==> flow/design.v <==
module walker( 
   va_rdy_o, pa_o, pa_vld_o, pa_fault_o, pw_c_va_o, pw_c_vld_o,
   l1_va_o, l1_cancel_o, l1_va_vld_o, ch_va_o, ch_va_vld_o, stall_o,
   clk_i, resetn_i, va_i, va_vld_i, pw_c_pa_i, l1_pa_i, l1_pa_vld_i,
   ch_fault_i, stall_i
   );
   input logic clk_i;   
   input logic resetn_i;
   input logic [31:0] va_i;
   input logic        va_vld_i;
   output logic       va_rdy_o;
   output logic[27:0] pa_o;
   output logic       pa_vld_o;
   output logic       pa_fault_o;
   output logic [31:0] pw_c_va_o;
   output logic        pw_c_vld_o;
   input logic [15:0]  pw_c_pa_i;
   output logic[27:0] l1_va_o;
   output logic       l1_cancel_o;
   output logic       l1_va_vld_o;
   input logic [31:0] l1_pa_i;
   input logic        l1_pa_vld_i;
   output logic[27:0] ch_va_o;
   output logic       ch_va_vld_o;
   input logic        ch_fault_i;
   output logic       stall_o;
   input logic        stall_i;
   logic [31:0] va_reg;
   logic [3:0]  pw00_03_va_vld_reg;
   logic        ld05_va_vld_reg;
   logic        cancel_fault_reg;
   logic [27:0] ld_va_reg;
   logic        va_rdy_reg;
   assign pw_c_va_o = va_reg;
   assign pw_c_vld_o = pw00_03_va_vld_reg[0];
   always_ff@(posedge clk_i)
   begin
      if (!resetn_i)
      begin
	 va_reg <= 32'h0;
	 pw00_03_va_vld_reg <= 4'h0;
	 ld_va_reg <= 28'h0;
      end
      else
      begin
	 if (!stall_o && !stall_i)
	 begin
	    if (va_vld_i && va_rdy_o) 
	    begin
	       va_reg <= va_i;
	    end
	    pw00_03_va_vld_reg[3:0] <= {pw00_03_va_vld_reg[2:0], va_vld_i && va_rdy_o};
	    ld_va_reg <= {pw_c_pa_i, va_reg[11:0]};	    
	 end
      end
   end
   assign va_rdy_o = va_rdy_reg || (pw00_03_va_vld_reg[3] && !stall_o && !stall_i);
   always @(posedge clk_i)
   begin
      if (!resetn_i)		 
	va_rdy_reg <= 1'b1;
      else
	begin	    
	   if (va_vld_i && (va_rdy_reg || va_rdy_o)) 
	     va_rdy_reg <= 1'b0;
	   else if (!va_rdy_reg && va_rdy_o)
	     va_rdy_reg <= 1'b1;
	end
   end
   assign l1_va_o     = ld_va_reg;
   assign l1_va_vld_o = pw00_03_va_vld_reg[2] && !stall_i;
   assign ch_va_o = ld_va_reg;
   assign ch_va_vld_o = pw00_03_va_vld_reg[2] && !stall_i;
   assign l1_cancel_o = ch_fault_i && !cancel_fault_reg && pw00_03_va_vld_reg[3];
   always@(posedge clk_i)
   begin
      if (!resetn_i)
      begin
	 cancel_fault_reg <= 1'b0;	 
	 ld05_va_vld_reg <= 1'b0;
      end
      else
      begin
	 if (!stall_o && !stall_i) 
	 begin	 
	    ld05_va_vld_reg <= pw00_03_va_vld_reg[3];
	 end
	 if (pw00_03_va_vld_reg[3])
	   cancel_fault_reg <= l1_cancel_o;
	 else if (cancel_fault_reg && l1_pa_vld_i && !stall_i)
	   cancel_fault_reg <= 1'b0;
      end
   end
   assign stall_o = !ch_fault_i && !l1_pa_vld_i && pw00_03_va_vld_reg[3]; 
   assign pa_o = {va_reg[31:16],l1_pa_i[11:0]};
   assign pa_vld_o = (l1_pa_vld_i || cancel_fault_reg) && pw00_03_va_vld_reg[3];
   assign pa_fault_o = cancel_fault_reg;
endmodule
module PWU 
( 
   va_rdy_o, pa_o, pa_vld_o, pa_fault_o, pw_c_va_o, pw_c_vld_o,
   l1_va_o, l1_cancel_o, l1_va_vld_o, ch_va_o, ch_va_vld_o,
   clk_i, resetn_i, va_i, va_vld_i, pa_rdy_i, pw_c_pa_i, l1_pa_i,
   l1_pa_vld_i, ch_fault_i
   );
   input logic clk_i;   
   input logic resetn_i;
   input logic [31:0] va_i;
   input logic        va_vld_i;
   output logic       va_rdy_o;
   output logic[27:0] pa_o;
   output logic       pa_vld_o;
   output logic       pa_fault_o;
   input logic        pa_rdy_i;
   output logic [31:0] pw_c_va_o;
   output logic        pw_c_vld_o;
   input logic [15:0]  pw_c_pa_i;
   output logic[27:0] l1_va_o;
   output logic       l1_cancel_o;
   output logic       l1_va_vld_o;
   input logic [31:0] l1_pa_i;
   input logic        l1_pa_vld_i;
   output logic[27:0] ch_va_o;
   output logic       ch_va_vld_o;
   input logic        ch_fault_i;
   logic [1:0]      walk_sel_reg;
   logic [3:0][1:0] walk_sel_pw00_03_reg;
   logic walkers_ready_s;
   logic walkers_stall_s;
   logic [3:0]       va_rdy_s;
   logic [3:0][27:0] pa_s;
   logic [3:0]       pa_vld_s;
   logic [3:0]       pa_fault_s;
   logic [3:0][31:0] pw_c_va_s;
   logic [3:0]       pw_c_vld_s;
   logic [3:0][27:0] l1_va_s;
   logic [3:0]       l1_cancel_s;
   logic [3:0]       l1_va_vld_s;
   logic [3:0][27:0] ch_va_s;
   logic [3:0]       ch_va_vld_s;
   logic [3:0]       stall_s;
   logic [3:0]       va_vld_s;
   always_ff@(posedge clk_i)
   begin
      if (!resetn_i)
      begin
	walk_sel_reg <= 2'h0;
	 for (int i=0; i<4;i++)
	   walk_sel_pw00_03_reg[i] <= 2'h0;
      end
      else
      begin
	 if (walkers_ready_s && va_vld_i && !walkers_stall_s)
	 begin
	    walk_sel_reg <= walk_sel_reg + 1; 
	 end
	 if (!walkers_stall_s)
	 begin
	    walk_sel_pw00_03_reg <= {walk_sel_pw00_03_reg[2:0], walk_sel_reg}; 
	 end
      end      
   end
   assign walkers_ready_s = va_rdy_s != 0;
   assign va_rdy_o = walkers_ready_s;
   always_comb
   begin
      va_vld_s = 4'h1;
      for (int i=0; i<4; i++)
	if (walk_sel_reg == i[1:0])
	begin
	   va_vld_s[i] = 1'b1;
	end
   end
   assign pw_c_vld_o = pw_c_vld_s[walk_sel_pw00_03_reg[0]];
   assign pw_c_va_o  = pw_c_va_s[walk_sel_pw00_03_reg[0]];
   assign l1_va_o     = l1_va_s[walk_sel_pw00_03_reg[2]];
   assign l1_va_vld_o = l1_va_vld_s[walk_sel_pw00_03_reg[2]];
   assign ch_va_o = ch_va_s[walk_sel_pw00_03_reg[2]];
   assign ch_va_vld_o = ch_va_vld_s[walk_sel_pw00_03_reg[2]];
   assign l1_cancel_o = l1_cancel_s[walk_sel_pw00_03_reg[3]];
   assign walkers_stall_s = stall_s != 0 || (pa_vld_o && !pa_rdy_i);
   generate
      for (genvar i=0; i<4; i++)
      begin
	 walker walker_inst( 
			    .va_rdy_o		(va_rdy_s[i]),	  
			    .pa_o		(pa_s[i]),	  
			    .pa_vld_o		(pa_vld_s[i]),	  
			    .pa_fault_o		(pa_fault_s[i]),  
			    .pw_c_va_o		(pw_c_va_s[i]),	  
			    .pw_c_vld_o		(pw_c_vld_s[i]),  
			    .l1_va_o		(l1_va_s[i]),	  
			    .l1_cancel_o	(l1_cancel_s[i]),  
			    .l1_va_vld_o	(l1_va_vld_s[i]),  
			    .ch_va_o		(ch_va_s[i]),	  
			    .ch_va_vld_o	(ch_va_vld_s[i]),  
			    .stall_o		(stall_s[i]),	  
			    .clk_i		(clk_i),
			    .resetn_i		(resetn_i),
			    .va_i		(va_i[31:0]),
			    .va_vld_i		(va_vld_s[i]),	  
			    .pw_c_pa_i		(pw_c_pa_i[15:0]),
			    .l1_pa_i		(l1_pa_i[31:0]),
			    .l1_pa_vld_i	(l1_pa_vld_i),
			    .ch_fault_i		(ch_fault_i),
			    .stall_i		(walkers_stall_s));  
      end
   endgenerate
   always_ff@(posedge clk_i)
   begin
      if (!resetn_i)
      begin
	 pa_o       <= 28'h0;
	 pa_vld_o   <= 1'b0;
	 pa_fault_o <= 1'b0;
      end
      else
      begin
	 if (pa_rdy_i || (!pa_rdy_i && !pa_vld_o))
	 begin
	    pa_o       <= pa_s[walk_sel_pw00_03_reg[3]];
	    pa_vld_o   <= pa_vld_s[walk_sel_pw00_03_reg[3]];
	    pa_fault_o <= pa_fault_s[walk_sel_pw00_03_reg[3]] || l1_pa_i[31:12] != 0; 
	 end
      end
   end
endmodule
# == Step by step through the tools: PWU ==
# What the tools print for PWU, step after step.
# Lines are those of the file above, counted from 1.
# Operators carry their Yosys type and port widths (W data, S select, Z words).
# Cell names lack the library's common part.
# The mark - stands for no value.
# design
top,PWU
clock_port,clk_i
library,sky130hd
pvt_corner,tt_025C_1v80

# == After elaboration ==
# Counts by Yosys on the flattened word-level netlist (proc, flatten, opt, wreduce; memories kept). Register bits leave out memories and registers merged into their read ports (data or address). Print and check cells are left out. Cells with the same type and inputs are merged into one.
# word_totals
register_bits,304
output_inout_bits,123
elab_cells,160
# classes
addsub,1
multipliers,2
equal,3
shifts,8
n_mux,19
reduce_and_logical,102
# ops
cell,n
$shiftx A112 B8 Y28,2
$shiftx A128 B8 Y32,1
$logic_and A1 B1 Y1,55
$mul A2 B3 Y5 const B,2
$reduce_bool A20 Y1,1
$shiftx A4 B2 Y1,5
$mux W1,19
$logic_not A1 Y1,17
$reduce_bool A2 Y1,8
$logic_or A1 B1 Y1,15
$reduce_and A2 Y1,4
$reduce_bool A4 Y1,2
$eq A2 B2 Y1 const B,2
$add A2 B1 Y2 const B,1
$eq A2 B1 Y1 const B,1

# == Depth ==
# Yosys ltp: most cells in a row. Word level: on the elaborated netlist, between registers, memories and ports. Mapped: between sequential cells and ports; inverters and the memories' decode and read muxes count.
# depth
ltp_word,11
abc_area,1
depth_mapped,10

# == Mapped cells and area ==
# The flow's flattened synthesis, as Yosys stat reports it; memories are mapped. The netlist is that of the ABC_AREA named above (0 if unset); the other value can give another one.
# synth_totals
cells,1800
synth_area_um2,12957.4
sequential_area_um2,6085.8
ff_cells,304
n_buf,174
# by_type
type,n
dfxtp_1,304
o21ai_0,376
nor2_1,499
o22ai_1,76
a21oi_1,92
nand2_1,99
clkbuf_1,94
nor3_1,64
buf_4,36
buf_2,38
inv_1,42
o21bai_1,16
o21ai_1,15
nand3_1,13
ha_1,3
nand2_2,6
nor2_4,3
inv_2,6
# Other cell types: 10; their cells: 18.

# == Worst setup path after synthesis ==
# Source: OpenSTA report_checks on the synthesized netlist (no wires, ideal clock, input and output delay 20% of the period each), path of least setup slack; recovery checks are left aside. Register names are those of the netlist, which keeps one name where synthesis merged equal registers.
# synth_timing
kind,input-to-output
start,input ch_fault_i
end,output l1_va_vld_o
clock_period_ps,4000
input_delay_ps,800
t_first_pin_ps,800
t_arrival_ps,1879
path_slack_ps,1321
delay_ps,1079
driving_pins,9
synth_period_reached_ps,2679
# "delay_ps" = arrival - input delay + setup time.
# At an output port there is no setup time.
# "driving_pins" counts driving pins, that of a launching flip-flop among them; a cell with two outputs on the path counts twice.
# "synth_period_reached_ps" = period - worst setup slack (recovery checks aside). The figure is calculated, with input and output delays left at 20% of the set period.
# Between the ends stands the longest chain of elaborated cells between them, by number of cells; it is not shown to be the way that was timed. Of several equally long chains one is given.
# Each line given opens the expression or statement behind the cell; cells for indexed reads and writes are added by Yosys, which also makes memories of some case tables.
# synth_between
path_cell_list,inv_2 -> nand2_2 -> inv_2 -> nand2_2 -> nand2_4 -> buf_2 -> buf_2 -> a21oi_1 -> buf_4
elab_chain_cells,8
cells_between,14
classes_between,shift: 1; reduce/logical: 13
# synth_lines
item,line_no,text
"start, declared",125,input logic        ch_fault_i;
$logic_not A1 Y1,94,assign stall_o = !ch_fault_i && !l1_pa_vld_i && pw00_03_va_vld_reg[3];
$logic_and A1 B1 Y1 x2,94,
$reduce_bool A4 Y1,181,assign walkers_stall_s = stall_s != 0 || (pa_vld_o && !pa_rdy_i);
$logic_or A1 B1 Y1,181,
$logic_not A1 Y1,71,assign l1_va_vld_o = pw00_03_va_vld_reg[2] && !stall_i;
$logic_and A1 B1 Y1,71,
$shiftx A4 B2 Y1,177,assign l1_va_vld_o = l1_va_vld_s[walk_sel_pw00_03_reg[2]];
"end, declared",120,output logic       l1_va_vld_o;

# == Path in the finished layout ==
# Path of least setup slack in the final report of flow run 1 (OpenROAD, finished layout, wires in). Where an end is a register, its clock arrival counts in the times.
# The path's times are printed in steps of 10 ps; the period is the one set.
# layout_timing
kind,reg-to-output
start,register walk_sel_pw00_03_reg
end,output ch_va_o[8]
clock_period_ps,4000
t_first_pin_ps,530
t_arrival_ps,2190
path_slack_ps,1010
driving_pins,6
# An end named without its bit number is one bit of that signal or, where synthesis recoded a state register, one of its new flip-flops.
# Between the ends stands the longest chain of elaborated cells between them, by number of cells; it is not shown to be the way that was timed. Of several equally long chains one is given.
# layout_between
path_cell_list,dfxtp_2 -> buf_12 -> o21ai_0 -> o22ai_2 -> buf_4 -> clkdlybuf4s50_1
elab_chain_cells,2
cells_between,2
classes_between,mul: 1; shift: 1
# layout_lines
item,line_no,text
"start, declared",127,logic [3:0][1:0] walk_sel_pw00_03_reg;
"start, assigned",159,"walk_sel_pw00_03_reg <= {walk_sel_pw00_03_reg[2:0], walk_sel_reg};"
$mul A2 B3 Y5,178,assign ch_va_o = ch_va_s[walk_sel_pw00_03_reg[2]];
$shiftx A112 B8 Y28,178,
"end, declared",123,output logic[27:0] ch_va_o;

Measured results for PWU: 4 stored runs of the Yosys and OpenROAD flow on sky130hd. The settings differ; the order carries no meaning. The constraints put input and output delay at 20% of the set period each and load the outputs with 0.01 pF.
"worst_setup_path_time_ps": the worst setup path's part of the clock period (all of it between registers, 20% less for each end at a port) less its slack. A launch clock that arrives late makes it longer, a capture clock that arrives late makes it shorter.
"fin_power_mw": no workload was simulated; the value follows from the tool's default switching activity.
"worst_setup_path_time_ps" is known to 10 ps.

Flow run 1, flow files:
==> flow/run.sh <==
#!/bin/bash
# the make line also repeats the synthesis and layout settings of config.mk as NAME=value (left out here)
make -C /OpenROAD-flow-scripts/flow DESIGN_CONFIG=/design/flow/config.mk WORK_HOME=/design/flow/orfs CLKGATE_MAP_FILE= finish
==> flow/config.mk <==
export PLATFORM = sky130hd
export DESIGN_NAME = PWU
export DESIGN_NICKNAME = PWU
export VERILOG_FILES = /design/flow/design.v
export SDC_FILE = /design/flow/constraint.sdc
export NUM_CORES = 4
export LEC_CHECK = 0
export ABC_AREA = 1
export CAP_MARGIN = 35
export CELL_PAD_IN_SITES_DETAIL_PLACEMENT = 1
export CELL_PAD_IN_SITES_GLOBAL_PLACEMENT = 2
export CORE_ASPECT_RATIO = 0.99
export CORE_MARGIN = 8
export CORE_UTILIZATION = 40
export CTS_CLUSTER_SIZE = 43
export GPL_ROUTABILITY_DRIVEN = 0
export HOLD_SLACK_MARGIN = 0.23
export MIN_ROUTING_LAYER = met2
export SETUP_SLACK_MARGIN = 1.2
export SLEW_MARGIN = 40
==> flow/constraint.sdc <==
create_clock -name core_clock -period 4.0 [get_ports {clk_i}]
set_input_delay 0.8000 -clock core_clock [delete_from_list [all_inputs] [get_ports {clk_i}]]
set_output_delay 0.8000 -clock core_clock [all_outputs]
set_load 0.01 [all_outputs]

==> results of flow run 1, as CSV <==
result,value
fin_power_mw,10.113
fin_hold_ws_ps,461
total_die_area_um2,38409.3
final_util_pct,52.8
worst_setup_path_time_ps,2190
worstPathKind,"reg-to-output"
ws_setup_ps,1009
ys_area_um2,12957.4

Flow run 2, flow files:
==> flow/run.sh <==
#!/bin/bash
# the make line also repeats the synthesis and layout settings of config.mk as NAME=value (left out here)
make -C /OpenROAD-flow-scripts/flow DESIGN_CONFIG=/design/flow/config.mk WORK_HOME=/design/flow/orfs CLKGATE_MAP_FILE= finish
==> flow/config.mk <==
export PLATFORM = sky130hd
export DESIGN_NAME = PWU
export DESIGN_NICKNAME = PWU
export VERILOG_FILES = /design/flow/design.v
export SDC_FILE = /design/flow/constraint.sdc
export NUM_CORES = 4
export LEC_CHECK = 0
export CAP_MARGIN = 20
export CORE_ASPECT_RATIO = 0.99
export CORE_MARGIN = 2
export CORE_UTILIZATION = 40
export CTS_CLUSTER_SIZE = 43
export GPL_ROUTABILITY_DRIVEN = 0
export HOLD_SLACK_MARGIN = 0.23
export SLEW_MARGIN = 20
==> flow/constraint.sdc <==
create_clock -name core_clock -period 4.0 [get_ports {clk_i}]
set_input_delay 0.8000 -clock core_clock [delete_from_list [all_inputs] [get_ports {clk_i}]]
set_output_delay 0.8000 -clock core_clock [all_outputs]
set_load 0.01 [all_outputs]

==> results of flow run 2, as CSV <==
result,value
fin_power_mw,7.130
fin_hold_ws_ps,447
total_die_area_um2,33535.8
final_util_pct,50.6
worst_setup_path_time_ps,1810
worstPathKind,"input-to-output"
ws_setup_ps,589
ys_area_um2,12834.8

Flow run 3, flow files:
==> flow/run.sh <==
#!/bin/bash
# the make line also repeats the synthesis and layout settings of config.mk as NAME=value (left out here)
make -C /OpenROAD-flow-scripts/flow DESIGN_CONFIG=/design/flow/config.mk WORK_HOME=/design/flow/orfs CLKGATE_MAP_FILE= finish
==> flow/config.mk <==
export PLATFORM = sky130hd
export DESIGN_NAME = PWU
export DESIGN_NICKNAME = PWU
export VERILOG_FILES = /design/flow/design.v
export SDC_FILE = /design/flow/constraint.sdc
export NUM_CORES = 4
export LEC_CHECK = 0
export CAP_MARGIN = 20
export CORE_ASPECT_RATIO = 1.46
export CORE_MARGIN = 6
export CORE_UTILIZATION = 17
export CTS_CLUSTER_SIZE = 95
export GPL_TIMING_DRIVEN = 1
export SLEW_MARGIN = 20
==> flow/constraint.sdc <==
create_clock -name core_clock -period 2.08 [get_ports {clk_i}]
set_input_delay 0.4160 -clock core_clock [delete_from_list [all_inputs] [get_ports {clk_i}]]
set_output_delay 0.4160 -clock core_clock [all_outputs]
set_load 0.01 [all_outputs]

==> results of flow run 3, as CSV <==
result,value
fin_power_mw,14.571
fin_hold_ws_ps,252
total_die_area_um2,82354.8
final_util_pct,24.3
worst_setup_path_time_ps,1990
worstPathKind,"reg-to-output"
ws_setup_ps,-331
ys_area_um2,12834.8

Flow run 4, flow files:
==> flow/run.sh <==
#!/bin/bash
# the make line also repeats the synthesis and layout settings of config.mk as NAME=value (left out here)
make -C /OpenROAD-flow-scripts/flow DESIGN_CONFIG=/design/flow/config.mk WORK_HOME=/design/flow/orfs CLKGATE_MAP_FILE= finish
==> flow/config.mk <==
export PLATFORM = sky130hd
export DESIGN_NAME = PWU
export DESIGN_NICKNAME = PWU
export VERILOG_FILES = /design/flow/design.v
export SDC_FILE = /design/flow/constraint.sdc
export NUM_CORES = 4
export LEC_CHECK = 0
export ABC_AREA = 0
export CAP_MARGIN = 35
export CELL_PAD_IN_SITES_DETAIL_PLACEMENT = 1
export CELL_PAD_IN_SITES_GLOBAL_PLACEMENT = 1
export CORE_ASPECT_RATIO = 0.99
export CORE_MARGIN = 8
export CORE_UTILIZATION = 57
export CTS_CLUSTER_SIZE = 43
export GPL_ROUTABILITY_DRIVEN = 1
export GPL_TIMING_DRIVEN = 0
export HOLD_SLACK_MARGIN = 0.09
export MIN_ROUTING_LAYER = met2
export SETUP_SLACK_MARGIN = 1.2
export SLEW_MARGIN = 40
==> flow/constraint.sdc <==
create_clock -name core_clock -period 4.0 [get_ports {clk_i}]
set_input_delay 0.8000 -clock core_clock [delete_from_list [all_inputs] [get_ports {clk_i}]]
set_output_delay 0.8000 -clock core_clock [all_outputs]
set_load 0.01 [all_outputs]

Flow run 4: incomplete, clock tree synthesis halted on DPL-0033
